==> flow/design.v <==
module a_s(op_a, op_m, as, outp);
   parameter        NBITS = 6;
   input [NBITS:0]  op_a;
   input [NBITS:0]  op_m;
   input            as;
   output [NBITS:0] outp;
   reg [NBITS:0]    outp;
   always @(as or op_a or op_m)
   begin: adder_subt
      if (as == 1'b1)
         outp <= op_a + op_m;
      else
         outp <= op_a - op_m;
   end
endmodule
module div_nr_wsticky(A, B, Q, sticky);
   parameter             NBITS = 6;
   parameter             PBITS = 8;
   input [NBITS-1:0]     A;
   input [NBITS-1:0]     B;
   output [PBITS-1:0]    Q;
   output                sticky;
   parameter [NBITS-1:0] ZEROS = 0;
   reg [NBITS:0]         YY_in[0:PBITS];
   reg [PBITS-1:0]       QQ_in[0:PBITS];
   reg [NBITS:0]         m_cablesIn[0:PBITS];
   wire [NBITS:0]        m_cablesOut[0:PBITS];
   wire [PBITS:0]        a_or_s;
   wire [PBITS-1:0]      QQ;
   wire [NBITS-1:0]      YY;
   wire [NBITS-1:0]      XX;
   assign XX = A;
   assign YY = B;
   assign Q = QQ;
   assign a_or_s[0] = 1'b0;
   always @(*) m_cablesIn[0] <= {1'b0, XX};
   always @(*) YY_in[0] <= {1'b0, YY};
   generate
      begin : xhdl0
         genvar                I;
         for (I = 0; I <= PBITS - 1; I = I + 1)
         begin : divisor
            a_s #(NBITS) int_mod(.op_a(m_cablesIn[I]), .op_m(YY_in[I]), .as(a_or_s[I]), .outp(m_cablesOut[I]));
         end
      end
   endgenerate
   generate
      begin : xhdl1
         genvar                I;
         for (I = 0; I <= PBITS - 1; I = I + 1)
         begin : conex
            assign a_or_s[I + 1] = m_cablesOut[I][NBITS];
            always @(*) m_cablesIn[I + 1] <= {m_cablesOut[I][NBITS - 1:0], 1'b0};
            always @(*) YY_in[I + 1] <= YY_in[I];
            always @(*) QQ_in[I + 1][I] <= a_or_s[I + 1];
            if (I > 0)
            begin : rest
               always @(*) QQ_in[I + 1][I - 1:0] <= QQ_in[I][I - 1:0];
            end
         end
      end
   endgenerate
   generate
      begin : xhdl2
         genvar                I;
         for (I = 0; I <= PBITS - 1; I = I + 1)
         begin : quotient
            assign QQ[I] = (~QQ_in[PBITS][PBITS - 1 - I]);
         end
      end
   endgenerate
   assign sticky = (m_cablesOut[PBITS - 1] == ZEROS) ? 1'b0 : 
                   1'b1;
endmodule
module FP_div(FP_A, FP_B, clk, ce, FP_Z);
   parameter         K = 32;
   parameter         P = 24;
   parameter         E = 8;
   input [K-1:0]     FP_A;
   input [K-1:0]     FP_B;
   input             clk;
   input             ce;
   output [K-1:0]    FP_Z;
   reg [K-1:0]       FP_Z;
   parameter [K-1:0] ZEROS = 1'b0;
   parameter [K-1:0] ONES = 32'hffffffff;
   parameter [E-1:0] BIAS = {1'b0, ONES[E - 2:0]};
   parameter         PBITS = P + 3;
   reg [K-1:0]       A_int;
   reg [K-1:0]       B_int;
   reg [K-1:0]       FP_Z_int;
   wire [E-1:0]      exp_A;
   wire [E-1:0]      exp_B;
   wire [P-1:0]      frac_A;
   wire [P-1:0]      frac_B;
   wire              sign_A;
   wire              sign_B;
   wire              expA_FF;
   wire              expB_FF;
   wire              expA_Z;
   wire              expB_Z;
   wire              fracA_Z;
   wire              fracB_Z;
   wire [E:0]        exp_noBIAS;
   wire [E:0]        exp_Biased;
   wire [E:0]        exp_Biased_Norm;
   wire              isNaN_A;
   wire              isNaN_B;
   wire              isInf_A;
   wire              isInf_B;
   wire              isZero_A;
   wire              isZero_B;
   wire              isNaN;
   wire              isInf;
   wire              isZero;
   wire              sign;
   wire [PBITS-1:0]  frac_div;
   wire [PBITS-1:0]  frac_div_shifted;
   wire [PBITS-2:0]  fr_sh;
   wire [P-2:0]      frac_final;
   wire              underflow;
   wire              overflow;
   wire [E-1:0]      exp_final;
   wire              sticky_bit;
   wire              div_by_zero;
   always @(posedge clk)
      begin
         if (ce == 1'b1)
         begin
            A_int <= FP_A;
            B_int <= FP_B;
         end
      end
   assign sign_A = A_int[K - 1];
   assign sign_B = B_int[K - 1];
   assign exp_A = A_int[K - 2:K - E - 1];
   assign exp_B = B_int[K - 2:K - E - 1];
   assign frac_A = {1'b1, A_int[P - 2:0]};
   assign frac_B = {1'b1, B_int[P - 2:0]};
   assign expA_FF = (A_int[K - 2:K - E - 1] == ONES[K - 2:K - E - 1]) ? 1'b1 : 
                    1'b0;
   assign expB_FF = (B_int[K - 2:K - E - 1] == ONES[K - 2:K - E - 1]) ? 1'b1 : 
                    1'b0;
   assign expA_Z = (A_int[K - 2:K - E - 1] == ZEROS[K - 2:K - E - 1]) ? 1'b1 : 
                   1'b0;
   assign expB_Z = (B_int[K - 2:K - E - 1] == ZEROS[K - 2:K - E - 1]) ? 1'b1 : 
                   1'b0;
   assign fracA_Z = (A_int[P - 2:0] == ZEROS[P - 2:0]) ? 1'b1 : 
                    1'b0;
   assign fracB_Z = (B_int[P - 2:0] == ZEROS[P - 2:0]) ? 1'b1 : 
                    1'b0;
   assign isNaN_A = expA_FF & ((~fracA_Z));
   assign isNaN_B = expB_FF & ((~fracB_Z));
   assign isInf_A = expA_FF;
   assign isInf_B = expB_FF;
   assign isZero_A = expA_Z & fracA_Z;
   assign isZero_B = expB_Z & fracB_Z;
   assign div_by_zero = expB_Z;
   assign isNaN = isNaN_A | isNaN_B;
   assign isInf = isInf_A | isInf_B | div_by_zero;
   assign isZero = isZero_A & (~isZero_B);
   assign exp_noBIAS = ({1'b0, exp_A}) - ({1'b0, exp_B});
   assign exp_Biased = exp_noBIAS + ({1'b0, BIAS});
   assign sign = sign_A ^ sign_B;
   div_nr_wsticky #(P,PBITS) a_div(.A(frac_A), .B(frac_B), .Q(frac_div), .sticky(sticky_bit));
   assign frac_div_shifted = (frac_div[PBITS - 1] == 1'b0) ? {frac_div[PBITS - 2:0], 1'b0} : 
                             frac_div;
   assign exp_Biased_Norm = (frac_div[PBITS - 1] == 1'b0) ? exp_Biased - 1 : 
                            exp_Biased;
   assign exp_final = exp_Biased_Norm[E - 1:0];
   assign overflow = (((exp_Biased_Norm[E:E - 1] == 2'b10) | (exp_Biased_Norm[E:0] == {1'b0, ONES[E - 1:0]}))) ? 1'b1 : 
                     1'b0;
   assign underflow = (((exp_Biased_Norm[E:E - 1] == 2'b11) | (exp_Biased_Norm[E - 1:0] == ZEROS[E - 1:0]))) ? 1'b1 : 
                      1'b0;
   assign fr_sh = frac_div_shifted[PBITS - 2:0];
   assign frac_final = ((fr_sh[2] == 1'b1 & (sticky_bit == 1'b1 | fr_sh[0] == 1'b1 | fr_sh[1] == 1'b1))) ? fr_sh[PBITS - 2:PBITS - P] + 1 : 
                       (((sticky_bit == 1'b1) & (fr_sh[2:0] == 3'b100) & (fr_sh[3] == 1'b1))) ? fr_sh[PBITS - 2:PBITS - P] + 1 : 
                       fr_sh[PBITS - 2:PBITS - P];
   always @(sign or isNaN or isInf or isZero or exp_final or frac_final or underflow or overflow)
   begin: packing
      FP_Z_int[K - 1] <= sign;
      if (isNaN == 1'b1)
      begin
         FP_Z_int[K - 2:P - 1] <= ONES[E - 1:0];
         FP_Z_int[P - 2:0] <= {1'b1, ZEROS[P - 3:0]};
      end
      else if ((isInf == 1'b1) | (overflow == 1'b1))
      begin
         FP_Z_int[K - 2:P - 1] <= ONES[E - 1:0];
         FP_Z_int[P - 2:0] <= ZEROS[P - 2:0];
      end
      else if ((isZero == 1'b1) | (underflow == 1'b1))
      begin
         FP_Z_int[K - 2:P - 1] <= ZEROS[E - 1:0];
         FP_Z_int[P - 2:0] <= ZEROS[P - 2:0];
      end
      else
      begin
         FP_Z_int[K - 2:P - 1] <= exp_final;
         FP_Z_int[P - 2:0] <= frac_final;
      end
   end
   always @(posedge clk)
   begin: final_reg
      begin
         if (ce == 1'b1)
            FP_Z <= FP_Z_int;
      end
   end
endmodule
Wiki page: FP_div / tool data

---- Step by step through the tools: FP_div ----
Tool output for the design above before and after an edit, in the order of the flow.
"before" refers to lines of the RTL above, "after" to lines of the edited file.
"change" is "after" less "before", of the values as shown; "relative change" is that difference over "before", in percent.
Operators: Yosys type, input widths -> output width; for muxes data width and select width s.
Cell names lack the library's common part.
The mark - stands for no value.
inputs
  design top .............................. FP_div
  clock ................................... clk
  cell library ............................ sky130hd
  corner .................................. tt_025C_1v80

---- The edit ----
Unified diff, file above to edited file.
The edited RTL no longer does the same as the RTL above: the edit was made by script, with no optimisation intended.
begin of diff
@@ -76,5 +76,5 @@
    parameter         K = 32;
    parameter         P = 24;
-   parameter         E = 8;
+   parameter         E = 10;
    input [K-1:0]     FP_A;
    input [K-1:0]     FP_B;
end of diff

---- Word-level counts ----
Yosys after proc, flatten, opt, wreduce and memory -nomap, before mapping. Print and check cells are not counted. Equal cells are merged and count once.
storage and ports
  item                        before  after  change  relative change (%)
  bits of input ports         66      66     0       0.00
  output and inout port bits  32      32     0       0.00
  cells after elaboration     166     166    0       0.00
  bits in registers           96      96     0       0.00
operators by class
  item                       before  after  change  relative change (%)
  multiplexer cells          42      42     0       0.00
  eq/ne operators            6       6      0       0.00
  bitwise logic cells        47      47     0       0.00
  add/subtract/negate cells  57      57     0       0.00
  reduce/logical cells       8       8      0       0.00
operator list
  operator               before  after  change  relative change (%)
  $logic_not 8->1        3       0      -3      -100.00
  $logic_not 10->1       0       3      +3      -
  $eq 8x8->1 const B     2       0      -2      -100.00
  $eq 10x10->1 const B   0       2      +2      -
  $add 9x7->9 const B    1       0      -1      -100.00
  $eq 9x8->1 const B     1       0      -1      -100.00
  $mux 9                 1       0      -1      -100.00
  $sub 8x8->9            1       0      -1      -100.00
  $sub 9x1->9 const B    1       0      -1      -100.00
  $add 11x9->11 const B  0       1      +1      -
  $eq 11x10->1 const B   0       1      +1      -
  $mux 11                0       1      +1      -
  $sub 10x10->11         0       1      +1      -
  $sub 11x1->11 const B  0       1      +1      -
Unchanged operator kinds not shown: 19.

---- Longest topological paths ----
Longest topological path by Yosys (ltp), each cell counted once; first at word level (registers and memories cut), then after technology mapping (sequential cells cut; the memories' decode and read muxes count).
logic depth
  item                           before  after  change  relative change (%)
  depth in word-level cells      62      62     0       0.00
  ABC_AREA                       0       0      -       -
  gate-level depth with buffers  460     460    0       0.00
  gate-level depth less buffers  441     441    0       0.00

---- After synthesis ----
Yosys stat after the flow's synthesis: flattened, memories mapped to cells. It holds for the ABC_AREA given above (unset counts as 0); a run with the other value may have another netlist.
synthesis totals
  item                    before   after    change  relative change (%)
  cell count              6906     6988     +82     +1.19
  synthesis area (um^2)   50872.5  51388.0  +515.5  +1.01
  flip-flops              96       96       0       0.00
  sequential area (um^2)  2882.8   2882.8   0.0     0.00
  buffers                 157      169      +12     +7.64
cell types
  cell      before  after  change  relative change (%)
  inv_1     360     390    +30     +8.33
  nor2_1    1243    1216   -27     -2.17
  a21oi_1   794     772    -22     -2.77
  nand2_1   320     339    +19     +5.94
  o21bai_1  312     331    +19     +6.09
  o41ai_1   5       22     +17     +340.00
  nor3_1    90      74     -16     -17.78
  nor4_1    38      52     +14     +36.84
  or3_1     21      35     +14     +66.67
  buf_2     26      39     +13     +50.00
  nor2b_1   69      58     -11     -15.94
  buf_4     23      34     +11     +47.83
  a21o_1    260     270    +10     +3.85
  and2_1    25      35     +10     +40.00
  o21a_1    22      31     +9      +40.91
  nand4_1   18      26     +8      +44.44
  xnor2_2   11      3      -8      -72.73
  o21ai_0   332     339    +7      +2.11
Unchanged cell types not shown: 16.
Not every row of either side is listed.
By module: a second synthesis without flattening, with its own total; a netlist apart from the flattened one above.
second synthesis, totals
  item                                 before   after    change   relative change (%)
  cells (unflattened synthesis)        7714     6983     -731     -9.48
  area (unflattened synthesis) (um^2)  55191.7  51951.1  -3240.6  -5.87
Each row is one instance without its submodules.
modules, before
  module          cells  area (um^2)  sequential area (um^2)  instances
  a_s (NBITS=24)  269    1846.8       0.0                     27
  FP_div          414    5168.7       2882.8                  1
  div_nr_wsticky  37     160.2        0.0                     1
modules, after
  module          cells  area (um^2)  sequential area (um^2)  instances
  a_s (NBITS=24)  240    1710.4       0.0                     27
  FP_div          466    5610.4       2882.8                  1
  div_nr_wsticky  37     160.2        0.0                     1

---- Path before layout ----
OpenSTA on the mapped netlist: ideal clock, no wires. The path of least setup slack (recovery checks aside). Input and output delay are each 20% of the period. Register names are those of the netlist, which keeps one name where synthesis merged equal registers.
timing post-synthesis
  item                           before        after         change  relative change (%)
  path type                      reg-to-reg    reg-to-reg    -       -
  from                           reg B_int[2]  reg B_int[2]  -       -
  to                             reg FP_Z[18]  reg FP_Z[11]  -       -
  arrival (ps)                   60649         59893         -756    -1.25
  path delay (ps)                60917         60159         -758    -1.24
  clock period (ps)              80000         80000         0       0.00
  slack (ps)                     19083         19841         +758    -
  driving pins on the path       366           367           +1      +0.27
  path buffers                   24            21            -3      -12.50
  time at the first pin (ps)     0             0             0       -
  data required time (ps)        79732         79734         +2      0.00
  setup time (ps)                268           266           -2      -
  synthesis period reached (ps)  60917         60159         -758    -1.24
"path delay" is the arrival time less input delay plus setup time.
"driving pins on the path" counts driving pins, that of a launching flip-flop among them; a cell with two outputs on the path counts twice.
"synthesis period reached" is the clock period less the worst setup slack; recovery checks do not enter. This is arithmetic on one report: input and output delays are still those of the set period (20% each).
Between the ends stands the longest chain of elaborated cells between them, by number of cells; it is not shown to be the way that was timed. Of several equally long chains one is given.
Each line given opens the expression or statement behind the cell; cells for indexed reads and writes are added by Yosys, which also makes memories of some case tables.
between the ends, post-synthesis, before
  path through ............................ edfxtp_1 inv_1 ha_1 nor2b_1 o31ai_1 nor2b_1 nor2b_1 o21ai_0 nand2b_1 a21o_1 a21oi_1 xnor2_1 ha_1 nor4_1 inv_1 a211oi_1 nor2_1 o31ai_1 (+330 left out) a21o_1 a21o_1 a21o_1 a21o_1 a21o_1 a21o_1 a21o_1 a21o_1 a21oi_1 nor3b_1 o21a_1 nor3_1 xnor2_1 o221ai_1 buf_2 nor4_1 xor2_1 o22ai_1
  cells in the longest elaborated chain ... 59
  elaborated cells between the ends (all ways) .. 133
  classes of those cells .................. add/sub: 54; eq/ne: 4; mux: 34; logic: 37; reduce/logical: 4
RTL lines, path post-synthesis, before
  item            RTL line  RTL
  from (decl)     90        reg [K-1:0]       B_int;
  from (assign)   131       B_int <= FP_B;
  $sub 24x24->25  13        outp <= op_a - op_m;
  $sub 25x24->25  13
  $mux 25         10        if (as == 1'b1)
  $sub 25x24->25  13
  $mux 25         10
  $sub 25x24->25  13
  $mux 25         10
  (+44 left out)  -
  $mux 25         10
  $not 1->1       68        assign QQ[I] = (~QQ_in[PBITS][PBITS - 1 - I]);
  $mux 26         166       assign frac_div_shifted = (frac_div[PBITS - 1] == 1'b0) ? {frac_div[PBITS - 2:0], 1'b0} :
  $eq 3x3->1      177       (((sticky_bit == 1'b1) & (fr_sh[2:0] == 3'b100) & (fr_sh[3] == 1'b1))) ? fr_sh[PBITS - 2:PBITS - P] + 1 :
  $and 1x1->1 x2  177
  $mux 23         177
  $mux 23         176       assign frac_final = ((fr_sh[2] == 1'b1 & (sticky_bit == 1'b1 | fr_sh[0] == 1'b1 | fr_sh[1] == 1'b1))) ? fr_sh[ ...
  to (assign)     207       FP_Z <= FP_Z_int;
  to (decl)       83        output [K-1:0]    FP_Z;
between the ends, post-synthesis, after
  path through ............................ edfxtp_1 inv_1 ha_1 o21a_1 o31a_1 or2_2 o221a_2 o21ai_0 nand2b_1 a21oi_1 xnor2_1 ha_1 inv_1 a211o_1 o32ai_2 nor2_1 o21ai_0 nand2b_1 (+331 left out) a21o_1 a21o_1 a21o_1 a21o_1 a21o_1 a21o_1 a21o_1 a21o_1 a21o_1 a21o_1 a21oi_1 nor4_1 or4_1 buf_2 buf_6 nor3_1 xor2_1 o22ai_1
  cells in the longest elaborated chain ... 59
  elaborated cells between the ends (all ways) .. 126
  classes of those cells .................. add/sub: 54; eq/ne: 4; mux: 34; logic: 30; reduce/logical: 4
RTL lines, path post-synthesis, after
  item            RTL line  RTL
  from (decl)     90        reg [K-1:0]       B_int;
  from (assign)   131       B_int <= FP_B;
  $sub 24x24->25  13        outp <= op_a - op_m;
  $sub 25x24->25  13
  $mux 25         10        if (as == 1'b1)
  $sub 25x24->25  13
  $mux 25         10
  $sub 25x24->25  13
  $mux 25         10
  (+44 left out)  -
  $mux 25         10
  $not 1->1       68        assign QQ[I] = (~QQ_in[PBITS][PBITS - 1 - I]);
  $mux 26         166       assign frac_div_shifted = (frac_div[PBITS - 1] == 1'b0) ? {frac_div[PBITS - 2:0], 1'b0} :
  $eq 3x3->1      177       (((sticky_bit == 1'b1) & (fr_sh[2:0] == 3'b100) & (fr_sh[3] == 1'b1))) ? fr_sh[PBITS - 2:PBITS - P] + 1 :
  $and 1x1->1 x2  177
  $mux 23         177
  $mux 23         176       assign frac_final = ((fr_sh[2] == 1'b1 & (sticky_bit == 1'b1 | fr_sh[0] == 1'b1 | fr_sh[1] == 1'b1))) ? fr_sh[ ...
  to (assign)     207       FP_Z <= FP_Z_int;
  to (decl)       83        output [K-1:0]    FP_Z;

---- Timing after layout ----
From the final timing report of the runs of pair 1: the path of least setup slack in the routed layout; clock arrival at registers is part of the times.
The report prints the path's times to 10 ps; the period is as set.
timing post-layout
  item                        before        after          change  relative change (%)
  path type                   reg-to-reg    reg-to-reg     -       -
  from                        reg B_int[5]  reg B_int[20]  -       -
  to                          reg FP_Z[12]  reg FP_Z[7]    -       -
  driving pins on the path    349           349            0       0.00
  path buffers                15            13             -2      -13.33
  slack (ps)                  5740          5310           -430    -
  clock period (ps)           70500         70500          0       0.00
  data required time (ps)     70680         70660          -20     -0.03
  arrival (ps)                64940         65350          +410    +0.63
  time at the first pin (ps)  410           410            0       0.00
  setup time (ps)             220           250            +30     -
Between the ends stands the longest chain of elaborated cells between them, by number of cells; it is not shown to be the way that was timed. Of several equally long chains one is given.
between the ends, post-layout, before
  path through ............................ edfxtp_1 buf_8 clkinvlp_4 buf_4 ha_1 o211a_1 o31ai_1 nor2b_1 nor2b_1 o21ai_0 nand2b_1 xor2_1 ha_1 nor2b_1 or2_1 nor4_1 o2bb2ai_1 o21ai_0 (+313 left out) a21o_1 a21o_1 a21o_1 a21o_1 a21o_1 a21o_1 a21o_1 a21o_1 a21o_1 a21oi_1 nor3b_1 o21a_1 nor3_2 xnor2_1 o221a_2 nand3_1 xnor2_2 nor2_1
  cells in the longest elaborated chain ... 59
  elaborated cells between the ends (all ways) .. 127
  classes of those cells .................. add/sub: 54; eq/ne: 4; mux: 34; logic: 31; reduce/logical: 4
RTL lines, path post-layout, before
  item            RTL line  RTL
  from (decl)     90        reg [K-1:0]       B_int;
  from (assign)   131       B_int <= FP_B;
  $sub 24x24->25  13        outp <= op_a - op_m;
  $sub 25x24->25  13
  $mux 25         10        if (as == 1'b1)
  $sub 25x24->25  13
  $mux 25         10
  $sub 25x24->25  13
  $mux 25         10
  (+44 left out)  -
  $mux 25         10
  $not 1->1       68        assign QQ[I] = (~QQ_in[PBITS][PBITS - 1 - I]);
  $mux 26         166       assign frac_div_shifted = (frac_div[PBITS - 1] == 1'b0) ? {frac_div[PBITS - 2:0], 1'b0} :
  $eq 3x3->1      177       (((sticky_bit == 1'b1) & (fr_sh[2:0] == 3'b100) & (fr_sh[3] == 1'b1))) ? fr_sh[PBITS - 2:PBITS - P] + 1 :
  $and 1x1->1 x2  177
  $mux 23         177
  $mux 23         176       assign frac_final = ((fr_sh[2] == 1'b1 & (sticky_bit == 1'b1 | fr_sh[0] == 1'b1 | fr_sh[1] == 1'b1))) ? fr_sh[ ...
  to (assign)     207       FP_Z <= FP_Z_int;
  to (decl)       83        output [K-1:0]    FP_Z;
between the ends, post-layout, after
  path through ............................ edfxtp_1 buf_4 inv_4 ha_1 nand3_1 nor4b_1 o211ai_1 o311ai_1 or2_4 buf_4 nor2_1 a31o_2 xnor2_1 ha_1 or3_1 a2111o_1 a31oi_1 o21ai_1 (+313 left out) a21o_1 a21o_1 a21o_1 a21o_1 a21o_1 a21o_1 a21o_1 a21o_1 a21o_1 a21o_1 a21o_1 a21o_1 a21o_1 a21oi_1 nor4_1 or4_4 or3_1 a21oi_1
  cells in the longest elaborated chain ... 59
  elaborated cells between the ends (all ways) .. 122
  classes of those cells .................. add/sub: 54; eq/ne: 4; mux: 34; logic: 26; reduce/logical: 4
RTL lines, path post-layout, after
  item            RTL line  RTL
  from (decl)     90        reg [K-1:0]       B_int;
  from (assign)   131       B_int <= FP_B;
  $sub 24x24->25  13        outp <= op_a - op_m;
  $sub 25x24->25  13
  $mux 25         10        if (as == 1'b1)
  $sub 25x24->25  13
  $mux 25         10
  $sub 25x24->25  13
  $mux 25         10
  (+44 left out)  -
  $mux 25         10
  $not 1->1       68        assign QQ[I] = (~QQ_in[PBITS][PBITS - 1 - I]);
  $mux 26         166       assign frac_div_shifted = (frac_div[PBITS - 1] == 1'b0) ? {frac_div[PBITS - 2:0], 1'b0} :
  $eq 3x3->1      177       (((sticky_bit == 1'b1) & (fr_sh[2:0] == 3'b100) & (fr_sh[3] == 1'b1))) ? fr_sh[PBITS - 2:PBITS - P] + 1 :
  $and 1x1->1 x2  177
  $mux 23         177
  $mux 23         176       assign frac_final = ((fr_sh[2] == 1'b1 & (sticky_bit == 1'b1 | fr_sh[0] == 1'b1 | fr_sh[1] == 1'b1))) ? fr_sh[ ...
  to (assign)     207       FP_Z <= FP_Z_int;
  to (decl)       83        output [K-1:0]    FP_Z;

---- Flow runs ----
Runs of the flow (Yosys, OpenROAD) on both versions; the two runs of a pair have the same settings. The constraints put input and output delay at 20% of the set period each and load the outputs with 0.01 pF.
flow settings, pair 1
  CORE_UTILIZATION ........................ 45
  PLACE_DENSITY ........................... 0.6
  period_ns ............................... 70.5
  CAP_MARGIN .............................. 20
  CORE_MARGIN ............................. 2
  SLEW_MARGIN ............................. 20
final reports, pair 1
  item                                     before    after     change   relative change (%)
  area of the synthesized netlist (um^2)   50872.5   51388.0   +515.5   +1.01
  standard-cell area after routing (um^2)  55027.8   55104.1   +76.3    +0.14
  post-route worst hold slack (ps)         573       564       -9       -
  worst setup slack after layout (ps)      5741      5310      -431     -
  total negative slack (ps)                0         0         0        -
  area inside the die boundary (um^2)      115756.0  116916.0  +1160.0  +1.00
  period reached (ps)                      64759     65190     +431     +0.67
  post-layout utilization                  0.49      0.488     -0.002   -
"period reached" means the clock period less the worst setup slack. The figure is calculated, with input and output delays left at 20% of the set period.
